==> flow/design.v <==
module regfile(clock,raddr1,rout1,raddr2,rout2,wen,waddr,win);
    input clock;    
    input wen; 
    input [15:0] win;
    input [2:0] raddr1,raddr2;
    input [2:0] waddr;
    output [15:0] rout1,rout2;
    reg [15:0] ram[7:0];
    assign rout1 = ram[raddr1];
    assign rout2 = ram[raddr2];
    always @(posedge clock) 
    begin
        ram[0]<=16'b0;
        if (wen) 
        begin
            if(waddr!=0) ram[waddr]<= win;
        end
    end
endmodule
module fetch_module(clock,reset,brbus,inst,imem_addr,imem_data);
    input clock;
    input reset;
    input [17:0]brbus;
    output [11:0]imem_addr;  
    input [15:0]imem_data;   
    output [15:0]inst;  
    reg [15:0]inst;
    reg [15:0] pc;
    wire brbus_valid;  
    wire brbus_taken;  
    wire [15:0]brbus_offset;
    assign brbus_valid=brbus[17];
    assign brbus_taken=brbus[16];
    assign brbus_offset=brbus[15:0];
    wire [15:0]rom_out;
    assign imem_addr=pc[12:1];
    assign rom_out=imem_data;
    reg rom_en;
    always @(posedge clock) begin
        if(reset==1) begin
            rom_en<=0;
        end
        else begin
            rom_en<=1;
        end
    end
    always @(posedge clock) begin
        if(reset==1) begin
            pc<=0;
        end
        else if(brbus_taken==1) begin
            pc<=pc+brbus_offset;
        end
        else if(brbus_valid==1) begin
            pc<=pc+2;
        end
    end
    always @(posedge clock) begin
        if(reset==1) begin
            inst<=0;
        end
        else begin
            inst<=(rom_en==1)? rom_out:16'h0000;
        end
    end
endmodule  
module decode_module(clock,reset,inst,ex_dest,mem_dest,wb_dest,wbbus,brbus,idbus);
    input clock;
    input reset;
    input [15:0]inst;
    input [2:0] ex_dest,mem_dest,wb_dest;
    input [19:0]wbbus;
    output [55:0]idbus;
    reg [55:0] idbus;
    output [17:0]brbus;
    wire wbbus_valid;
    wire [2:0]wbbus_dest;
    wire [15:0]wbbus_value;
    reg idbus_valid;
    wire [3:0]idbus_op;
    wire [2:0]idbus_dest;
    wire [15:0]idbus_value1;
    wire [15:0]idbus_value2;
    wire [15:0]idbus_stvalue;
    reg brbus_valid;
    reg brbus_taken;
    reg [15:0]brbus_offset;
    assign wbbus_valid=wbbus[19];
    assign wbbus_dest=wbbus[18:16];
    assign wbbus_value=wbbus[15:0];
    reg [15:0] inst_save;
    reg inst_save_valid;
    always @(posedge clock) begin
        if(reset==1) begin
            inst_save<=0;
            inst_save_valid<=1'b0;
        end
        else begin
            if(brbus_valid==1) begin
                inst_save<=0;
                inst_save_valid<=1'b0;
            end
            else if(inst_save_valid==1'b0) begin
                inst_save<=inst;
                inst_save_valid<=1'b1;
            end
        end
    end
    reg [15:0] cur_inst;
    always @(*) begin
        if(inst_save_valid==0) begin
            cur_inst<=inst;
        end
        else begin
            cur_inst<=inst_save;
        end
    end
    reg [2:0]reg_rd_addr2;
    always @(*) begin
        if(cur_inst[15:12]==4'b1011) begin  
            reg_rd_addr2<=cur_inst[11:9];
        end
        else begin
            reg_rd_addr2<=cur_inst[5:3];
        end
    end
    regfile registers(.clock(clock),.raddr1(cur_inst[8:6]),.rout1(idbus_value1),.raddr2(reg_rd_addr2),
                .rout2(idbus_value2),.wen(wbbus_valid),.waddr(wbbus_dest),.win(wbbus_value));
    assign idbus_stvalue={{11{cur_inst[5]}},cur_inst[4:0]};
    assign idbus_op=cur_inst[15:12];
    assign idbus_dest=cur_inst[11:9];
    reg reset_over;
    always @(posedge clock) begin
        if(reset==1) begin
            reset_over<=0;
        end
        else begin
            reset_over<=1;
        end
    end
    always @(*) begin
        if(reset_over==1) begin
            brbus_valid<=1'b1;
        end
        else begin
            brbus_valid<=1'b0;
        end
        if((cur_inst[8:6]!=0)&&((cur_inst[8:6]==ex_dest)||(cur_inst[8:6]==mem_dest)||(cur_inst[8:6]==wb_dest))) begin
            brbus_valid<=1'b0;
        end
        if(cur_inst[15:14]!=4'b11) begin
            if((cur_inst[11:9]!=0)&&((cur_inst[11:9]==ex_dest)||(cur_inst[11:9]==mem_dest)||(cur_inst[11:9]==wb_dest))) begin
                brbus_valid<=1'b0;
            end
            if((cur_inst[15]==1'b0)||(cur_inst[15:12]==4'b1000)) begin
                if((cur_inst[5:3]!=0)&&((cur_inst[5:3]==ex_dest)||(cur_inst[5:3]==mem_dest)||(cur_inst[5:3]==wb_dest))) begin
                    brbus_valid<=1'b0;
                end
            end
        end
    end
    always @(*) begin
        brbus_taken<=1'b0;
        brbus_offset<=16'h0000;
        if(cur_inst[15:14]==2'b11) begin  
            if((cur_inst[8:6]==0)||((cur_inst[8:6]!=ex_dest)&&(cur_inst[8:6]!=mem_dest)&&(cur_inst[8:6]!=wb_dest))) begin
                case(cur_inst[10:9])
                    2'b00: begin  
                        if(idbus_value1==0) begin
                            brbus_taken<=1'b1;
                            brbus_offset<={{11{cur_inst[5]}},cur_inst[4:0]};
                        end
                    end
                    2'b01: begin  
                        if((idbus_value1[15]==0)&&(idbus_value1[14:0]!=0)) begin
                            brbus_taken<=1'b1;
                            brbus_offset<={{11{cur_inst[5]}},cur_inst[4:0]};
                        end
                    end
                    2'b10: begin  
                        if((idbus_value1[15]==1)||(idbus_value1==0)) begin
                            brbus_taken<=1'b1;
                            brbus_offset<={{11{cur_inst[5]}},cur_inst[4:0]};
                        end
                    end
                endcase
            end
        end
    end
    always @(posedge clock) begin
        if(reset==1) begin
            idbus_valid<=0;
        end
        else begin
            idbus_valid<=brbus_valid;
        end
    end
    assign brbus[17]=brbus_valid;
    assign brbus[16]=brbus_taken;
    assign brbus[15:0]=brbus_offset;
    always @(posedge clock) begin
        if(reset==1) begin
            idbus<=0;
        end
        else begin
            idbus[55]<=brbus_valid;
            idbus[54:51]<=idbus_op;
            idbus[50:48]<=idbus_dest;
            idbus[47:32]<=idbus_value1;
            idbus[31:16]<=idbus_value2;
            idbus[15:0]<=idbus_stvalue;
        end
    end
endmodule
module alu_module(clock,reset,idbus,exbus,ex_dest);
    input clock;
    input reset;
    input [55:0]idbus;
    output [39:0]exbus;
    reg [39:0]exbus;
    output [2:0]ex_dest;
    reg [2:0]ex_dest;
    wire idbus_valid;
    wire [3:0]idbus_op;
    wire [2:0]idbus_dest;
    wire [15:0]idbus_value1;
    wire [15:0]idbus_value2;
    wire [15:0]idbus_stvalue;
    reg exbus_valid;
    reg [3:0]exbus_op;
    reg [2:0]exbus_dest;
    reg [15:0]exbus_exresult;
    reg [15:0]exbus_stvalue;
    assign idbus_valid=idbus[55];
    assign idbus_op=idbus[54:51];
    assign idbus_dest=idbus[50:48];
    assign idbus_value1=idbus[47:32];
    assign idbus_value2=idbus[31:16];
    assign idbus_stvalue=idbus[15:0];
    always @(*) begin
        if(idbus_valid==1) begin
            ex_dest<=idbus_dest;
        end
        else begin
            ex_dest<=0;
        end
    end
    always @(*) begin
        exbus_valid<=0;
        exbus_op<=0;
        exbus_dest<=0;
        exbus_exresult<=16'h0000;
        exbus_stvalue<=16'h0000;
        if(idbus_valid==1'b1) begin
            exbus_valid<=1;
            exbus_op<=idbus_op;
            exbus_dest<=idbus_dest;
            case(idbus_op)
                4'b0001: begin  
                    exbus_exresult<=idbus_value1+idbus_value2;
                end
                4'b0010: begin  
                    exbus_exresult<=idbus_value1-idbus_value2;
                end
                4'b0011: begin  
                    exbus_exresult<=idbus_value1&idbus_value2;
                end
                4'b0100: begin  
                    exbus_exresult<=idbus_value1|idbus_value2;
                end
                4'b0101: begin  
                    exbus_exresult<=~idbus_value1;
                end
                4'b0110: begin  
                    exbus_exresult<=idbus_value1<<idbus_value2[3:0];
                end
                4'b0111: begin  
                    exbus_exresult<=(~(16'hffff>>idbus_value2[3:0]))|(idbus_value1>>idbus_value2[3:0]);
                end
                4'b1000: begin  
                    exbus_exresult<=idbus_value1>>idbus_value2[3:0];
                end
                4'b1001: begin  
                    exbus_exresult<=idbus_value1+idbus_stvalue;
                end
                4'b1010: begin  
                    exbus_exresult<=idbus_value1+idbus_stvalue;
                end
                4'b1011: begin  
                    exbus_exresult<=idbus_value1+idbus_stvalue;
                    exbus_stvalue<=idbus_value2;
                end
            endcase
        end
    end
    always @(posedge clock) begin
        if(reset==1) begin
            exbus<=0;
        end
        else begin
            exbus[39]<=exbus_valid;
            exbus[38:35]<=exbus_op;
            exbus[34:32]<=exbus_dest;
            exbus[31:16]<=exbus_exresult;
            exbus[15:0]<=exbus_stvalue;
        end
    end
endmodule 
module mem_module(clock,reset,exbus,membus,mem_dest,dmem_addr,dmem_we,dmem_wdata,dmem_rdata);
    input clock;
    input reset;
    output [11:0]dmem_addr;   
    output dmem_we;           
    output [15:0]dmem_wdata;  
    input [15:0]dmem_rdata;   
    input [39:0]exbus;
    output [39:0]membus;
    reg [39:0] membus;
    output [2:0]mem_dest;
    reg [2:0]mem_dest;
    wire exbus_valid;
    wire [3:0]exbus_op;
    wire [2:0]exbus_dest;
    wire [15:0]exbus_exresult;
    wire [15:0]exbus_stvalue;
    wire membus_valid;
    wire [3:0]membus_op;
    wire [2:0]membus_dest;
    wire [15:0]membus_exresult;
    wire [15:0]membus_memresult;
    assign exbus_valid=exbus[39];
    assign exbus_op=exbus[38:35];
    assign exbus_dest=exbus[34:32];
    assign exbus_exresult=exbus[31:16];
    assign exbus_stvalue=exbus[15:0];
    always @(*) begin
        if(exbus_valid==1) begin
            mem_dest<=exbus_dest;
        end
        else begin
            mem_dest<=0;
        end
end
    reg rd_wr;  
    always @(*) begin
        rd_wr<=0;
        if(exbus_op==4'b1011) begin  
            rd_wr<=1;
        end
    end
    assign membus_valid=exbus_valid;
    assign membus_op=exbus_op;
    assign membus_dest=exbus_dest;
    assign membus_exresult=exbus_exresult;
    assign dmem_addr=exbus_exresult[11:0];
    assign dmem_we=rd_wr;
    assign dmem_wdata=exbus_stvalue;
    assign membus_memresult=dmem_rdata;
    always @(posedge clock) begin
        if(reset==1) begin
            membus<=0;
        end
        else begin
            membus[39]<=membus_valid;
            membus[38:35]<=membus_op;
            membus[34:32]<=membus_dest;
            membus[31:16]<=membus_exresult;
            membus[15:0]<=membus_memresult;
        end
    end
endmodule 
module wb_module(clock,reset,membus,wbbus,wb_dest);
    input clock;
    input reset;
    input [39:0]membus;
    output [19:0]wbbus;
    reg [19:0]wbbus;
    output [2:0]wb_dest;
    reg [2:0]wb_dest;
    wire membus_valid;
    wire [3:0]membus_op;
    wire [2:0]membus_dest;
    wire [15:0]membus_exresult;
    wire [15:0]membus_memresult;
    reg wbbus_valid;
    reg [2:0]wbbus_dest;
    reg [15:0]wbbus_value;
    assign membus_valid=membus[39];
    assign membus_op=membus[38:35];
    assign membus_dest=membus[34:32];
    assign membus_exresult=membus[31:16];
    assign membus_memresult=membus[15:0];
    always @(*) begin
        if(membus_valid==1) begin
            wb_dest<=membus_dest;
        end
        else begin
            wb_dest<=0;
        end
    end
    always @(*) begin
        wbbus_valid<=0;
        wbbus_dest<=0;
        wbbus_value<=0;
        if(membus_valid==1) begin
            if((membus_op[3]==1'b0)||((membus_op[3:2]==2'b10)&&(membus_op[1:0]!=2'b11))) begin
                wbbus_valid<=1;
                wbbus_dest<=membus_dest;
                wbbus_value<=(membus_op[3:1]==3'b101)? membus_memresult:membus_exresult;
            end
        end
    end
    always @(*) begin
        wbbus[19]<=wbbus_valid;
        wbbus[18:16]<=wbbus_dest;
        wbbus[15:0]<=wbbus_value;
    end
endmodule
module cpu(clock,reset,imem_addr,imem_data,dmem_addr,dmem_we,dmem_wdata,dmem_rdata);
    input clock;
    input reset;
    output [11:0]imem_addr;
    input [15:0]imem_data;
    output [11:0]dmem_addr;
    output dmem_we;
    output [15:0]dmem_wdata;
    input [15:0]dmem_rdata;
    wire [17:0]brbus;
    wire [15:0]inst;
    wire [2:0] ex_dest,mem_dest,wb_dest;
    wire [19:0]wbbus;
    wire [55:0]idbus;
    wire [39:0]exbus;
    wire [39:0]membus;
    fetch_module fetch(.clock(clock),.reset(reset),.brbus(brbus),.inst(inst),.imem_addr(imem_addr),.imem_data(imem_data));
    decode_module decode(.clock(clock),.reset(reset),.inst(inst),.ex_dest(ex_dest),.mem_dest(mem_dest),
                        .wb_dest(wb_dest),.wbbus(wbbus),.brbus(brbus),.idbus(idbus));
    alu_module alu(.clock(clock),.reset(reset),.idbus(idbus),.exbus(exbus),.ex_dest(ex_dest));
    mem_module mem(.clock(clock),.reset(reset),.exbus(exbus),.membus(membus),.mem_dest(mem_dest),
                   .dmem_addr(dmem_addr),.dmem_we(dmem_we),.dmem_wdata(dmem_wdata),.dmem_rdata(dmem_rdata));
    wb_module wb(.clock(clock),.reset(reset),.membus(membus),.wbbus(wbbus),.wb_dest(wb_dest));
endmodule
# Step by step through the tools: cpu
# Tool output for the design above before and after an edit, in the order of the flow.
# "before" refers to lines of the RTL above, "after" to lines of the edited file.
# "diff" is "after" less "before", of the values as shown; "change_rel_pct" is that difference over "before", in percent.
# Cell names lack the library's common part.
# A cell with -- has no value.
[design]
top_module = "cpu"
clock_port = "clock"
lib = "sky130hd"
lib_corner = "tt_025C_1v80"

# Diff
# Unified diff, file above to edited file.
# A script made this edit. It changes what the design does and was not meant as an optimisation.
# begin of diff
@@ -56,12 +56,5 @@
         end
     end
-    always @(posedge clock) begin
-        if(reset==1) begin
-            inst<=0;
-        end
-        else begin
-            inst<=(rom_en==1)? rom_out:16'h0000;
-        end
-    end
+    always @(*) inst = (rom_en==1)? rom_out:16'h0000;
 endmodule  
 module decode_module(clock,reset,inst,ex_dest,mem_dest,wb_dest,wbbus,brbus,idbus);
# end of diff

# Elaborated design
# Source: Yosys, flattened and elaborated, memories not mapped. Widths are those after wreduce. Registers that Yosys merges into a memory's read port (data or address) are not register bits. Print and check cells do not count. Equal cells are merged and count once.
# Yosys's memory passes give these memory sizes; they may raise the number of words (mostly to a power of two), join words into wider ones and drop unused or constant bits.
[classes]
columns = ["element", "before", "after", "diff", "change_rel_pct"]
rows = [
  ["n_addsub", 5, 5, 0, 0.00],
  ["n_eq", 33, 33, 0, 0.00],
  ["shifts", 3, 3, 0, 0.00],
  ["muxes", 42, 43, 1, 2.38],
  ["bitwise", 11, 10, -1, -9.09],
  ["reduce_logical", 31, 30, -1, -3.23],
]
[op_table]
columns = ["cell", "before", "after", "diff", "change_rel_pct"]
rows = [
  ["16-bit 2-to-1 mux", 13, 14, 1, 7.69],
  ["1-bit NOT", 6, 5, -1, -16.67],
  ["2-bit OR reduction", 3, 2, -1, -33.33],
  ["1-bit 2-to-1 mux", 18, 18, 0, 0.00],
  ["1-bit logical OR", 10, 10, 0, 0.00],
  ["3-bit == test", 9, 9, 0, 0.00],
  ["3-bit 2-to-1 mux", 8, 8, 0, 0.00],
  ["4-bit == test (second input constant)", 7, 7, 0, 0.00],
  ["1-bit logical AND", 7, 7, 0, 0.00],
  ["4-bit by 3-bit == test with 1-bit output (second input constant)", 4, 4, 0, 0.00],
  ["3-bit nonzero test", 4, 4, 0, 0.00],
  ["16-bit adder", 3, 3, 0, 0.00],
  ["2-bit == test (second input constant)", 3, 3, 0, 0.00],
  ["3-bit inequality test", 3, 3, 0, 0.00],
  ["4-bit by 2-bit == test with 1-bit output (second input constant)", 2, 2, 0, 0.00],
  ["2-bit inequality test (second input constant)", 2, 2, 0, 0.00],
  ["16-bit NOT", 2, 2, 0, 0.00],
  ["16-bit bitwise OR", 2, 2, 0, 0.00],
  ["3-bit OR reduction", 2, 2, 0, 0.00],
  ["16-bit by 2-bit adder with 16-bit output (second input constant)", 1, 1, 0, 0.00],
  ["16-bit bitwise AND", 1, 1, 0, 0.00],
  ["2-bit by 1-bit == test with 1-bit output (second input constant)", 1, 1, 0, 0.00],
  ["3-bit == test (second input constant)", 1, 1, 0, 0.00],
  ["4-bit by 1-bit == test with 1-bit output (second input constant)", 1, 1, 0, 0.00],
  ["16-bit zero test", 1, 1, 0, 0.00],
  ["2-bit zero test", 1, 1, 0, 0.00],
  ["3-bit zero test", 1, 1, 0, 0.00],
  ["1-bit parallel mux with 3-bit select", 1, 1, 0, 0.00],
]
# Not every row of either side is listed.
[bits]
columns = ["element", "before", "after", "diff", "change_rel_pct"]
rows = [
  ["reg_bits", 160, 144, -16, -10.00],
  ["ram_bits", 128, 128, 0, 0.00],
  ["clocked_rd_ports_x_width", 16, 16, 0, 0.00],
  ["n_memories", 1, 1, 0, 0.00],
  ["input_bits", 34, 34, 0, 0.00],
  ["out_inout_bits", 41, 41, 0, 0.00],
  ["elab_cells", 146, 144, -2, -1.37],
]
[mem_list]
columns = ["element", "before", "after"]
rows = [
  ["mem_shapes", "decode.registers.ram 8 x 16 bit 2R2W", "decode.registers.ram 8 x 16 bit 2R2W"],
]

# Longest topological paths
# Depth = most cells in a row (Yosys ltp): at word level without a register or memory, in the mapped netlist without a sequential cell, where the memories' decode and read muxes count.
[logic_depth]
columns = ["element", "before", "after", "diff", "change_rel_pct"]
rows = [
  ["ltp_word", 12, 13, 1, 8.33],
  ["abc_area", "0", "0", "--", "--"],
  ["depth_mapped", 25, 26, 1, 4.00],
  ["ltp_nobuf", 20, 22, 2, 10.00],
]

# After synthesis
# Source: synth_stat.txt of the flow (Yosys; design flattened, memories mapped). It holds for the ABC_AREA given above (unset counts as 0); a run with the other value may have another netlist.
[types]
columns = ["cell", "before", "after", "diff", "change_rel_pct"]
rows = [
  ["nand2_1", 106, 255, 149, 140.57],
  ["nor2_1", 196, 139, -57, -29.08],
  ["mux4_2", 43, 9, -34, -79.07],
  ["mux2i_1", 80, 48, -32, -40.00],
  ["nand3_1", 26, 50, 24, 92.31],
  ["a31oi_1", 5, 25, 20, 400.00],
  ["a21oi_1", 107, 89, -18, -16.82],
  ["dfxtp_1", 189, 173, -16, -8.47],
  ["a311oi_1", 1, 17, 16, 1600.00],
  ["o21ai_0", 95, 80, -15, -15.79],
  ["mux2_1", 0, 15, 15, "--"],
  ["and3_1", 11, 24, 13, 118.18],
  ["o211ai_1", 24, 12, -12, -50.00],
  ["o22a_1", 12, 0, -12, -100.00],
  ["mux2_2", 9, 19, 10, 111.11],
  ["a221oi_1", 18, 27, 9, 50.00],
  ["nand2b_1", 12, 21, 9, 75.00],
  ["xor2_1", 17, 9, -8, -47.06],
]
# Not every row of either side is listed.
[synth_totals]
columns = ["element", "before", "after", "diff", "change_rel_pct"]
rows = [
  ["mapped_cells", 1587, 1723, 136, 8.57],
  ["area_um2", 15745.1, 15816.4, 71.3, 0.45],
  ["seqArea_um2", 7146.9, 6826.5, -320.4, -4.48],
  ["ffs", 301, 285, -16, -5.32],
  ["buffers", 136, 148, 12, 8.82],
]
# By module: a second synthesis without flattening, with its own total; a netlist apart from the flattened one above.
[hier_totals]
columns = ["element", "before", "after", "diff", "change_rel_pct"]
rows = [
  ["hier_cells", 1488, 1496, 8, 0.54],
  ["hier_area_um2", 16712.3, 16658.5, -53.8, -0.32],
]
# Each row is one instance without its submodules.
[by_module_before]
columns = ["module", "instances", "n_cells", "area_um2"]
rows = [
  ["regfile", 1, 255, 5883.1],
  ["alu_module", 1, 600, 4508.1],
  ["decode_module", 1, 263, 2786.4],
  ["fetch_module", 1, 188, 1747.9],
  ["mem_module", 1, 116, 1395.1],
  ["wb_module", 1, 66, 391.6],
  ["cpu", 1, 0, 0.0],
]
[by_module_after]
columns = ["module", "instances", "n_cells", "area_um2"]
rows = [
  ["regfile", 1, 255, 5883.1],
  ["alu_module", 1, 617, 4759.6],
  ["decode_module", 1, 263, 2786.4],
  ["fetch_module", 1, 179, 1442.6],
  ["mem_module", 1, 116, 1395.1],
  ["wb_module", 1, 66, 391.6],
  ["cpu", 1, 0, 0.0],
]

# Timing after synthesis
# OpenSTA on the mapped netlist: ideal clock, no wires. The path of least setup slack (recovery checks aside). Input and output delay are each 20% of the period. Register names are those of the netlist, which keeps one name where synthesis merged equal registers.
[synth_path]
columns = ["element", "before", "after", "diff", "change_rel_pct"]
rows = [
  ["path_kind", "reg-to-reg", "input-to-reg", "--", "--"],
  ["start", "register decode.inst_save_valid", "input port imem_data[6]", "--", "--"],
  ["end", "register fetch.pc[12]", "register fetch.pc[12]", "--", "--"],
  ["period_ps", 8000, 8000, 0, 0.00],
  ["in_delay_ps", "--", 1600, "--", "--"],
  ["launch_ps", 0, 1600, 1600, "--"],
  ["arrival_ps", 5085, 5720, 635, 12.49],
  ["setup_slack_ps", 2842, 2160, -682, "--"],
  ["delay_ps", 5158, 4240, -918, -17.80],
  ["driving_pins", 26, 22, -4, -15.38],
  ["synth_period_reached_ps", 5158, 5840, 682, 13.22],
]
# "delay_ps" is the arrival time less input delay plus setup time.
# "driving_pins": output pins that drive a net of the path, with the launching flip-flop's if there is one; two outputs of one cell count as two.
# "synth_period_reached_ps" = period - worst setup slack (recovery checks aside). The figure is calculated, with input and output delays left at 20% of the set period.
# The rows between start and end are the longest chain of elaborated cells between them; the timing report does not say that the signal goes this way. Where chains are equally long, one stands for them.
# Each line given opens the expression or statement behind the cell; cells for indexed reads and writes are added by Yosys, which also makes memories of some case tables.
# At most two assigning lines are given for a register; there are more.
[synth_between_before]
path_cell_list = "dfxtp_1 buf_6 mux2_4 buf_4 buf_2 mux2i_1 o22ai_1 a21oi_1 nand4_1 nor4_2 mux2i_1 and2_1 buf_2 buf_6 nor2_1 ha_1 fa_1 a21oi_1 o21ai_0 and2_1 o41ai_1 o21ai_0 o41ai_1 xor2_1 a211o_1 o211ai_2"
elab_chain_cells = 12
cells_between = 64
[synth_rtl_before]
columns = ["element", "line", "source"]
rows = [
  ["start: declaration", 92, "reg inst_save_valid;"],
  ["start: assignment", 96, "inst_save_valid<=1'b0;"],
  ["start: assignment", 101, "inst_save_valid<=1'b0;"],
  ["16-bit 2-to-1 mux", 111, "if(inst_save_valid==0) begin"],
  ["3-bit == test", 148, "if((cur_inst[8:6]!=0)&&((cur_inst[8:6]==ex_dest)||(cur_inst[8:6]==mem_dest)||(cur_inst[8:6]==wb_dest))) begin"],
  ["1-bit logical OR (2 in a row)", 148, ""],
  ["1-bit logical AND", 148, ""],
  ["1-bit 2-to-1 mux", 148, ""],
  ["1-bit 2-to-1 mux", 152, "if((cur_inst[11:9]!=0)&&((cur_inst[11:9]==ex_dest)||(cur_inst[11:9]==mem_dest)||(cur_inst[11:9]==wb_dest))) be ..."],
  ["1-bit 2-to-1 mux", 156, "if((cur_inst[5:3]!=0)&&((cur_inst[5:3]==ex_dest)||(cur_inst[5:3]==mem_dest)||(cur_inst[5:3]==wb_dest))) begin"],
  ["1-bit 2-to-1 mux", 155, "if((cur_inst[15]==1'b0)||(cur_inst[15:12]==4'b1000)) begin"],
  ["1-bit 2-to-1 mux", 151, "if(cur_inst[15:14]!=4'b11) begin"],
  ["16-bit 2-to-1 mux", 54, "else if(brbus_valid==1) begin"],
  ["16-bit 2-to-1 mux", 51, "else if(brbus_taken==1) begin"],
  ["end: assignment", 52, "pc<=pc+brbus_offset;"],
  ["end: assignment", 55, "pc<=pc+2;"],
  ["end: declaration", 28, "reg [15:0] pc;"],
]
[synth_between_after]
path_cell_list = "and3b_1 or2_1 buf_6 buf_4 buf_4 mux2i_1 a221oi_1 nor4_2 nand4_2 nor4b_4 nor2_2 buf_6 nor2_1 ha_1 or3_1 o21ai_0 a21oi_1 a41oi_1 a211o_1 xor2_1 nor2_1 a211o_1"
elab_chain_cells = 13
cells_between = 43
[synth_rtl_after]
columns = ["element", "line", "source"]
rows = [
  ["start: declaration", 416, "input [15:0]imem_data;"],
  ["16-bit 2-to-1 mux", 58, "always @(*) inst = (rom_en==1)? rom_out:16'h0000;"],
  ["16-bit 2-to-1 mux", 104, "if(inst_save_valid==0) begin"],
  ["3-bit == test", 141, "if((cur_inst[8:6]!=0)&&((cur_inst[8:6]==ex_dest)||(cur_inst[8:6]==mem_dest)||(cur_inst[8:6]==wb_dest))) begin"],
  ["1-bit logical OR (2 in a row)", 141, ""],
  ["1-bit logical AND", 141, ""],
  ["1-bit 2-to-1 mux", 141, ""],
  ["1-bit 2-to-1 mux", 145, "if((cur_inst[11:9]!=0)&&((cur_inst[11:9]==ex_dest)||(cur_inst[11:9]==mem_dest)||(cur_inst[11:9]==wb_dest))) be ..."],
  ["1-bit 2-to-1 mux", 149, "if((cur_inst[5:3]!=0)&&((cur_inst[5:3]==ex_dest)||(cur_inst[5:3]==mem_dest)||(cur_inst[5:3]==wb_dest))) begin"],
  ["1-bit 2-to-1 mux", 148, "if((cur_inst[15]==1'b0)||(cur_inst[15:12]==4'b1000)) begin"],
  ["1-bit 2-to-1 mux", 144, "if(cur_inst[15:14]!=4'b11) begin"],
  ["16-bit 2-to-1 mux", 54, "else if(brbus_valid==1) begin"],
  ["16-bit 2-to-1 mux", 51, "else if(brbus_taken==1) begin"],
  ["end: assignment", 52, "pc<=pc+brbus_offset;"],
  ["end: assignment", 55, "pc<=pc+2;"],
  ["end: declaration", 28, "reg [15:0] pc;"],
]

# Path in the finished layout
# From the final timing report of each run of pair 1: the path of least setup slack in the routed layout; clock arrival at registers is part of the times.
# The report prints the path's times to 10 ps; the period is as set.
[layout_path]
columns = ["element", "before", "after", "diff", "change_rel_pct"]
rows = [
  ["path_kind", "reg-to-reg", "input-to-reg", "--", "--"],
  ["start", "register decode.inst_save[6]", "input port imem_data[8]", "--", "--"],
  ["end", "register fetch.pc[12]", "register fetch.pc[12]", "--", "--"],
  ["period_ps", 8000, 8000, 0, 0.00],
  ["in_delay_ps", "--", 1600, "--", "--"],
  ["launch_ps", 520, 1600, 1080, 207.69],
  ["arrival_ps", 7400, 7110, -290, -3.92],
  ["setup_slack_ps", 970, 1350, 380, "--"],
  ["driving_pins", 21, 20, -1, -4.76],
]
# The rows between start and end are the longest chain of elaborated cells between them; the timing report does not say that the signal goes this way. Where chains are equally long, one stands for them.
# At most two assigning lines are given for a register; there are more.
[layout_between_before]
path_cell_list = "dfxtp_1 mux2_4 mux4_2 mux2i_1 nand4_1 nor4_2 mux2i_1 buf_4 and2_1 nor2_1 ha_1 fa_1 a21oi_1 o21ai_0 and2_1 o41ai_1 o21ai_0 o41ai_1 xor2_1 a211o_1 o211ai_2"
elab_chain_cells = 12
cells_between = 42
[layout_rtl_before]
columns = ["element", "line", "source"]
rows = [
  ["start: declaration", 91, "reg [15:0] inst_save;"],
  ["start: assignment", 95, "inst_save<=0;"],
  ["start: assignment", 104, "inst_save<=inst;"],
  ["16-bit 2-to-1 mux", 111, "if(inst_save_valid==0) begin"],
  ["3-bit == test", 148, "if((cur_inst[8:6]!=0)&&((cur_inst[8:6]==ex_dest)||(cur_inst[8:6]==mem_dest)||(cur_inst[8:6]==wb_dest))) begin"],
  ["1-bit logical OR (2 in a row)", 148, ""],
  ["1-bit logical AND", 148, ""],
  ["1-bit 2-to-1 mux", 148, ""],
  ["1-bit 2-to-1 mux", 152, "if((cur_inst[11:9]!=0)&&((cur_inst[11:9]==ex_dest)||(cur_inst[11:9]==mem_dest)||(cur_inst[11:9]==wb_dest))) be ..."],
  ["1-bit 2-to-1 mux", 156, "if((cur_inst[5:3]!=0)&&((cur_inst[5:3]==ex_dest)||(cur_inst[5:3]==mem_dest)||(cur_inst[5:3]==wb_dest))) begin"],
  ["1-bit 2-to-1 mux", 155, "if((cur_inst[15]==1'b0)||(cur_inst[15:12]==4'b1000)) begin"],
  ["1-bit 2-to-1 mux", 151, "if(cur_inst[15:14]!=4'b11) begin"],
  ["16-bit 2-to-1 mux", 54, "else if(brbus_valid==1) begin"],
  ["16-bit 2-to-1 mux", 51, "else if(brbus_taken==1) begin"],
  ["end: assignment", 52, "pc<=pc+brbus_offset;"],
  ["end: assignment", 55, "pc<=pc+2;"],
  ["end: declaration", 28, "reg [15:0] pc;"],
]
[layout_between_after]
path_cell_list = "clkdlybuf4s50_1 nand3b_1 and2_1 nand2_1 o22ai_1 a221oi_1 nor4_2 nand4_2 nor4b_4 nor2_2 nor2_1 ha_1 or3_1 o21ai_0 a21oi_1 a41oi_1 a211o_1 xor2_1 nor2_1 a211o_1"
elab_chain_cells = 13
cells_between = 43
[layout_rtl_after]
columns = ["element", "line", "source"]
rows = [
  ["start: declaration", 416, "input [15:0]imem_data;"],
  ["16-bit 2-to-1 mux", 58, "always @(*) inst = (rom_en==1)? rom_out:16'h0000;"],
  ["16-bit 2-to-1 mux", 104, "if(inst_save_valid==0) begin"],
  ["3-bit == test", 141, "if((cur_inst[8:6]!=0)&&((cur_inst[8:6]==ex_dest)||(cur_inst[8:6]==mem_dest)||(cur_inst[8:6]==wb_dest))) begin"],
  ["1-bit logical OR (2 in a row)", 141, ""],
  ["1-bit logical AND", 141, ""],
  ["1-bit 2-to-1 mux", 141, ""],
  ["1-bit 2-to-1 mux", 145, "if((cur_inst[11:9]!=0)&&((cur_inst[11:9]==ex_dest)||(cur_inst[11:9]==mem_dest)||(cur_inst[11:9]==wb_dest))) be ..."],
  ["1-bit 2-to-1 mux", 149, "if((cur_inst[5:3]!=0)&&((cur_inst[5:3]==ex_dest)||(cur_inst[5:3]==mem_dest)||(cur_inst[5:3]==wb_dest))) begin"],
  ["1-bit 2-to-1 mux", 148, "if((cur_inst[15]==1'b0)||(cur_inst[15:12]==4'b1000)) begin"],
  ["1-bit 2-to-1 mux", 144, "if(cur_inst[15:14]!=4'b11) begin"],
  ["16-bit 2-to-1 mux", 54, "else if(brbus_valid==1) begin"],
  ["16-bit 2-to-1 mux", 51, "else if(brbus_taken==1) begin"],
  ["end: assignment", 52, "pc<=pc+brbus_offset;"],
  ["end: assignment", 55, "pc<=pc+2;"],
  ["end: declaration", 28, "reg [15:0] pc;"],
]

# Layout results
# Both versions went through the flow (Yosys, OpenROAD) with the same settings in each pair. Constraints: input delay and output delay 20% of the set period each, output load 0.01 pF.
[flow_settings_pair_1]
CORE_UTILIZATION = 40
period_ns = 8.0
CAP_MARGIN = 20
CORE_MARGIN = 2
SLEW_MARGIN = 20
[measured_pair_1]
columns = ["element", "before", "after", "diff", "change_rel_pct"]
rows = [
  ["ys_area_um2", 15745.1, 15816.4, 71.3, 0.45],
  ["dieArea_um2", 40965.8, 41148.1, 182.3, 0.45],
  ["post_route_stdcell_area_um2", 17928.4, 17810.8, -117.6, -0.66],
  ["fin_util_frac", 0.463, 0.459, -0.004, "--"],
  ["fin_ws_ps", 973, 1346, 373, "--"],
  ["setupTns_ps", 0, 0, 0, "--"],
  ["hold_ws_ps", 451, 455, 4, "--"],
  ["period_less_ws_ps", 7027, 6654, -373, -5.31],
]
[flow_settings_pair_2]
CAP_MARGIN = 0
CELL_PAD_IN_SITES_DETAIL_PLACEMENT = 2
CORE_ASPECT_RATIO = 0.86
CORE_MARGIN = 10
CORE_UTILIZATION = 28
CTS_CLUSTER_SIZE = 39
MIN_ROUTING_LAYER = "met1"
PLACE_DENSITY_LB_ADDON = 0.29
SETUP_SLACK_MARGIN = 0.13
TNS_END_PERCENT = 5
period_ns = 4.04
SLEW_MARGIN = 20
[measured_pair_2]
columns = ["element", "before", "after", "diff", "change_rel_pct"]
rows = [
  ["ys_area_um2", 15745.1, 15816.4, 71.3, 0.45],
  ["dieArea_um2", 66145.6, 66420.3, 274.7, 0.42],
  ["post_route_stdcell_area_um2", 19871.6, 20342.0, 470.4, 2.37],
  ["fin_util_frac", 0.358, 0.366, 0.008, "--"],
  ["fin_ws_ps", -1181, -1159, 22, "--"],
  ["setupTns_ps", -7365, -9360, -1995, "--"],
  ["hold_ws_ps", 452, 454, 2, "--"],
  ["period_less_ws_ps", 5221, 5199, -22, -0.42],
]
# "period_less_ws_ps" means the clock period less the worst setup slack. The figure is calculated, with input and output delays left at 20% of the set period.
